==> flow/design.v <==
module PE(
    input           clk,
    input           rst_n,
    input           done,
    input [7:0]     west_in,
    input [7:0]     north_in,
    output reg [7:0]    east_out,
    output reg [7:0]    south_out,
    output reg [31:0]   result
);
reg [31:0] mult_res;
always @(negedge clk or negedge rst_n) begin
    if(!rst_n) begin
        east_out <= 8'b0;
        south_out <= 8'b0;
        result <= 32'b0;
        mult_res <= 32'b0;
    end
    else if(done) begin
        mult_res <= 32'b0;
        result <= 32'b0;
    end
    else begin
        mult_res <= west_in * north_in;
        result <= result + mult_res;
        east_out <= west_in;
        south_out <= north_in;
    end
end
endmodule
module TPU(
    clk,
    rst_n,
    in_valid,
    K,
    M,
    N,
    busy,
    A_wr_en,
    A_index,
    A_data_in,
    A_data_out,
    B_wr_en,
    B_index,
    B_data_in,
    B_data_out,
    C_wr_en,
    C_index,
    C_data_in,
    C_data_out
);
input               clk;
input               rst_n;
input               in_valid;
input [7:0]         K;
input [7:0]         M;
input [7:0]         N;
output reg          busy;
output reg          A_wr_en;
output reg [15:0]   A_index;
output reg [31:0]   A_data_in;
input      [31:0]   A_data_out;
output reg          B_wr_en;
output reg [15:0]   B_index;
output reg [31:0]   B_data_in;
input      [31:0]   B_data_out;
output reg          C_wr_en;
output reg [15:0]   C_index;
output reg [127:0]  C_data_in;
input      [127:0]  C_data_out;
integer i, j;
reg     done;
wire [7:0]      east_out[3:0][3:0];
wire [7:0]      south_out[3:0][3:0];
wire [127:0]    result[3:0];
reg [7:0]   A_data_reg [3:0][3:0];
reg [7:0]   B_data_reg [3:0][3:0];
reg [15:0]  counter;
reg [7:0]   K_reg, M_per_compute, M_reg, N_per_compute, N_reg;
reg [7:0]   M_div, M_mod, N_div, N_mod;
reg [7:0]   row_grp, col_grp;
PE P00(clk, rst_n, done, A_data_reg[0][0], B_data_reg[0][0], east_out[0][0], south_out[0][0], result[0][127:96]);
PE P01(clk, rst_n, done, east_out[0][0], B_data_reg[1][0], east_out[0][1], south_out[0][1], result[0][95:64]);
PE P02(clk, rst_n, done, east_out[0][1], B_data_reg[2][0], east_out[0][2], south_out[0][2], result[0][63:32]);
PE P03(clk, rst_n, done, east_out[0][2], B_data_reg[3][0], east_out[0][3], south_out[0][3], result[0][31:0]);
PE P10(clk, rst_n, done, A_data_reg[1][0], south_out[0][0], east_out[1][0], south_out[1][0], result[1][127:96]);
PE P11(clk, rst_n, done, east_out[1][0], south_out[0][1], east_out[1][1], south_out[1][1], result[1][95:64]);
PE P12(clk, rst_n, done, east_out[1][1], south_out[0][2], east_out[1][2], south_out[1][2], result[1][63:32]);
PE P13(clk, rst_n, done, east_out[1][2], south_out[0][3], east_out[1][3], south_out[1][3], result[1][31:0]);
PE P20(clk, rst_n, done, A_data_reg[2][0], south_out[1][0], east_out[2][0], south_out[2][0], result[2][127:96]);
PE P21(clk, rst_n, done, east_out[2][0], south_out[1][1], east_out[2][1], south_out[2][1], result[2][95:64]);
PE P22(clk, rst_n, done, east_out[2][1], south_out[1][2], east_out[2][2], south_out[2][2], result[2][63:32]);
PE P23(clk, rst_n, done, east_out[2][2], south_out[1][3], east_out[2][3], south_out[2][3], result[2][31:0]);
PE P30(clk, rst_n, done, A_data_reg[3][0], south_out[2][0], east_out[3][0], south_out[3][0], result[3][127:96]);
PE P31(clk, rst_n, done, east_out[3][0], south_out[2][1], east_out[3][1], south_out[3][1], result[3][95:64]);
PE P32(clk, rst_n, done, east_out[3][1], south_out[2][2], east_out[3][2], south_out[3][2], result[3][63:32]);
PE P33(clk, rst_n, done, east_out[3][2], south_out[2][3], east_out[3][3], south_out[3][3], result[3][31:0]);
always @ (posedge clk or negedge rst_n) begin
    if(!rst_n) begin
        busy <= 1'b0;
        done <= 1'b0;
        A_wr_en <= 1'b0;
        A_index <= 16'b0;
        A_data_in <= 32'b0;
        B_wr_en <= 1'b0;
        B_index <= 16'b0;
        B_data_in <= 32'b0;
        C_wr_en <= 1'b0;
        C_index <= 16'b0;
        C_data_in <= 128'b0;
        counter <= 16'b0;
        K_reg <= 8'b0;
        M_reg <= 8'b0;
        N_reg <= 8'b0;
        for(i=0; i<4; i=i+1) begin
            for(j=0; j<4; j=j+1) begin
                A_data_reg[i][j] <= 8'b0;
                B_data_reg[i][j] <= 8'b0;
            end
        end
    end
    else if(in_valid) begin
        busy <= 1'b1;
        done <= 1'b0;
        M_reg <= M;
        K_reg <= K;
        N_reg <= N;
        M_mod = M % 4;
        N_mod = N % 4;
        M_div = (M_mod == 0 ? M/4 : M/4 + 1);
        N_div = (N_mod == 0 ? N/4 : N/4 + 1);
        col_grp <= 8'b0;
        row_grp <= 8'b0;
    end
    else if(busy) begin
        done = 1'b0;
        N_per_compute = (col_grp+1 == N_div && N_mod != 0 ? N_mod : 4);
        M_per_compute = (row_grp+1 == M_div && M_mod != 0 ? M_mod : 4);
        for(i=0; i<4; i=i+1) begin
            A_data_reg[i][0] = A_data_reg[i][1];
            A_data_reg[i][1] = A_data_reg[i][2];
            A_data_reg[i][2] = A_data_reg[i][3];
            A_data_reg[i][3] = 8'b0;
            B_data_reg[i][0] = B_data_reg[i][1];
            B_data_reg[i][1] = B_data_reg[i][2];
            B_data_reg[i][2] = B_data_reg[i][3];
            B_data_reg[i][3] = 8'b0;
        end
        if(counter < K_reg) begin
            A_data_reg[0][0] = A_data_out[31: 24];
            A_data_reg[1][1] = A_data_out[23: 16];
            A_data_reg[2][2] = A_data_out[15: 8];
            A_data_reg[3][3] = A_data_out[7: 0];
            B_data_reg[0][0] = B_data_out[31: 24];
            B_data_reg[1][1] = B_data_out[23: 16];
            B_data_reg[2][2] = B_data_out[15: 8];
            B_data_reg[3][3] = B_data_out[7: 0];
        end
        if(counter < K_reg) begin
            A_index = A_index + 1;
            B_index = B_index + 1;
        end
        else begin
            A_index = (row_grp+1 == M_div ? 16'b0 : K_reg * (row_grp + 1));
            B_index = (row_grp+1 == M_div ? K_reg * (col_grp + 1) : K_reg * col_grp);
        end
        if(counter >= K_reg + N_per_compute) begin
            C_wr_en = 1'b1;
            C_index = col_grp * M_reg + row_grp * 4 + counter - K_reg - N_per_compute;
            C_data_in = result[counter - K_reg - N_per_compute];
        end
        else begin
            C_wr_en = 1'b0;
            C_index = 16'b0;
        end
        counter <= counter + 1;
        if(counter == K_reg + M_per_compute + N_per_compute) begin
            if(row_grp+1 == M_div && col_grp+1 == N_div) begin
                busy <= 1'b0;
                A_index = 16'b0;
                B_index = 16'b0;
            end
            else if(row_grp+1 < M_div) begin
                row_grp = row_grp + 1;
            end
            else if(row_grp+1 == M_div) begin
                col_grp = col_grp + 1;
                row_grp = 0;
            end
            done = 1'b1;
            counter <= 8'b0;
        end
    end
end
endmodule
# From RTL to reports: TPU
# The steps from the RTL of TPU to its reports follow in flow order.
# Lines are those of the file above, counted from 1.
# Operators carry their Yosys type and port widths (W data, S select, Z words).
# Cell names lack the library's common part.
# The mark -- stands for no value.
[setup] design="TPU" clock_port="clk" lib="sky130hd" pvt_corner="tt_025C_1v80"

# Word level
# Source: Yosys, flattened and elaborated. Widths are those after wreduce. Registers that Yosys merges into a memory's read port (data or address) are not register bits. Print and check cells do not count. Equal cells are merged and count once.
[bits] word_cells=248 out_inout_bits=244 input_bits=219 ff_bits=1621
[op_classes] mux=73 multipliers=20 logic=1 n_addsub=32 eq_ne=8 reduce_logical=17 compare=3
[op_table] op="$mul A8 B8 Y16" n=18
[op_table] op="$mux W32" n=32
[op_table] op="$add A32 B32 Y32" n=16
[op_table] op="$pmux W128 S4" n=1
[op_table] op="$mul A8 B9 Y16" n=2
[op_table] op="$mux W16" n=10
[op_table] op="$mux W8" n=18
[op_table] op="$add A16 B1 Y16 const B" n=3
[op_table] op="$add A8 B1 Y9 const B" n=2
[op_table] op="$add A8 B3 Y9" n=2
[op_table] op="$eq A9 B7 Y1" n=2
[op_table] op="$add A16 B10 Y16" n=1
[op_table] op="$eq A16 B10 Y1" n=1
[op_table] op="$add A16 B16 Y16" n=1
[op_table] op="$sub A16 B3 Y16" n=1
[op_table] op="$sub A16 B8 Y16" n=1
[op_table] op="$lt A16 B8 Y1" n=1
[op_table] op="$ge A16 B9 Y1" n=1
[op_table] op="$logic_not A8 Y1" n=2
[op_table] op="$reduce_bool A8 Y1" n=2
[op_table] op="$add A6 B1 Y7 const B" n=2
[op_table] op="$mux W6" n=2
[op_table] op="$add A9 B3 Y10" n=1
[op_table] op="$lt A9 B7 Y1" n=1
[op_table] op="$mux W1" n=8
[op_table] op="$reduce_bool A2 Y1" n=3
[op_table] op="$reduce_and A6 Y1" n=1
[op_table] op="$mux W3" n=2
# Other operator kinds: 11; their cells: 17.

# Depth
# Longest topological path by Yosys (ltp), each cell counted once; first at word level (registers and memories cut), then after technology mapping (sequential cells cut; the memories' decode and read muxes count).
[logic_depth] word_depth=10 ABC_AREA=0 depth_mapped=26 mapped_depth_nobuf=26

# Synthesis result
# Yosys stat after the flow's synthesis: flattened, memories mapped to cells. It holds for the ABC_AREA given above (unset counts as 0); a run with the other value may have another netlist.
# Totals and module areas in this step are rounded.
[synth_totals] buf_cells=541 ff_cells=1365 cell_count=11148 synth_area_um2=109000 seqArea_um2=34300
[types] cell_type="dfrtn_1" n=960 area_total_um2=2.4E+04
[types] cell_type="fa_1" n=787 area_total_um2=1.58E+04
[types] cell_type="ha_1" n=1025 area_total_um2=12824.8
[types] cell_type="dfrtp_1" n=371 area_total_um2=9.28E+03
[types] cell_type="nand2_1" n=1393 area_total_um2=5.23E+03
[types] cell_type="mux2_2" n=385 area_total_um2=4.34E+03
[types] cell_type="inv_1" n=1143 area_total_um2=4.29E+03
[types] cell_type="and2_1" n=635 area_total_um2=3972.56
[types] cell_type="nor2_1" n=792 area_total_um2=2.97E+03
[types] cell_type="mux4_2" n=128 area_total_um2=2.88E+03
[types] cell_type="xnor2_1" n=324 area_total_um2=2.84E+03
[types] cell_type="xor2_1" n=274 area_total_um2=2.4E+03
[types] cell_type="a21oi_1" n=373 area_total_um2=1866.79
[types] cell_type="clkbuf_1" n=436 area_total_um2=1636.57
[types] cell_type="o21ai_0" n=327 area_total_um2=1636.57
[types] cell_type="a21o_1" n=188 area_total_um2=1.41E+03
[types] cell_type="nor2b_1" n=216 area_total_um2=1.35E+03
[types] cell_type="edfxtp_1" n=34 area_total_um2=1.02E+03
# Other cell types: 77; their cells: 1357.
# By module: a second synthesis without flattening, with its own total; a netlist apart from the flattened one above.
[unflattened] cells_unflattened=12922 area_unflattened_um2=121000
# Rows give one instance, submodules left out.
[modules] module="PE" n_cells=570 n_inst=16 mod_area_um2=5530 mod_seq_area_um2=1600
[modules] module="TPU" n_cells=3802 n_inst=1 mod_area_um2=33000 mod_seq_area_um2=10300

# Measured data: module TPU, platform sky130hd, 3 stored runs of the flow under differing settings, order arbitrary. Input and output delays are each 20% of the period that was set; the output load is 0.01 pF.
# By "design_power_uw" is meant OpenSTA's value without simulated activity: inputs other than the clock are taken to toggle once in ten clock periods, and the tool carries that through the logic.
# Measured values are rounded.
run="record 1" settings period_ns=10.0 CAP_MARGIN=20 CORE_MARGIN=2 CORE_UTILIZATION=40 SLEW_MARGIN=20
run="record 1" results worst_setup_slack_ns=0.214 design.die.area_um2=277000 hold_ws_ns=0.444 design_power_uw=35500 final_util_pct=44.8 post_synth_area_um2=109000 layout_stdcell_area_um2=121000 setupTns_ns=0.000
run="record 2" settings CAP_MARGIN=5 CELL_PAD_IN_SITES_GLOBAL_PLACEMENT=0 CORE_ASPECT_RATIO=1.41 CORE_MARGIN=9 CORE_UTILIZATION=47 GPL_ROUTABILITY_DRIVEN=0 MAX_ROUTING_LAYER="met5" PLACE_DENSITY=0.5 SLEW_MARGIN=40 period_ns=15.5
run="record 2" results worst_setup_slack_ns=2.63 design.die.area_um2=250000 hold_ws_ns=0.462 design_power_uw=22600 final_util_pct=52.0 post_synth_area_um2=109000 layout_stdcell_area_um2=120000 setupTns_ns=0.000
run="record 3" settings CELL_PAD_IN_SITES_GLOBAL_PLACEMENT=1 CORE_ASPECT_RATIO=1.78 GPL_ROUTABILITY_DRIVEN=1 GPL_TIMING_DRIVEN=0 SETUP_SLACK_MARGIN=1.48 period_ns=10.0 CAP_MARGIN=20 CORE_MARGIN=2 CORE_UTILIZATION=40 SLEW_MARGIN=20
run="record 3" results worst_setup_slack_ns=0.288 design.die.area_um2=277000 hold_ws_ns=0.466 design_power_uw=39000 final_util_pct=47.0 post_synth_area_um2=109000 layout_stdcell_area_um2=128000 setupTns_ns=0.000
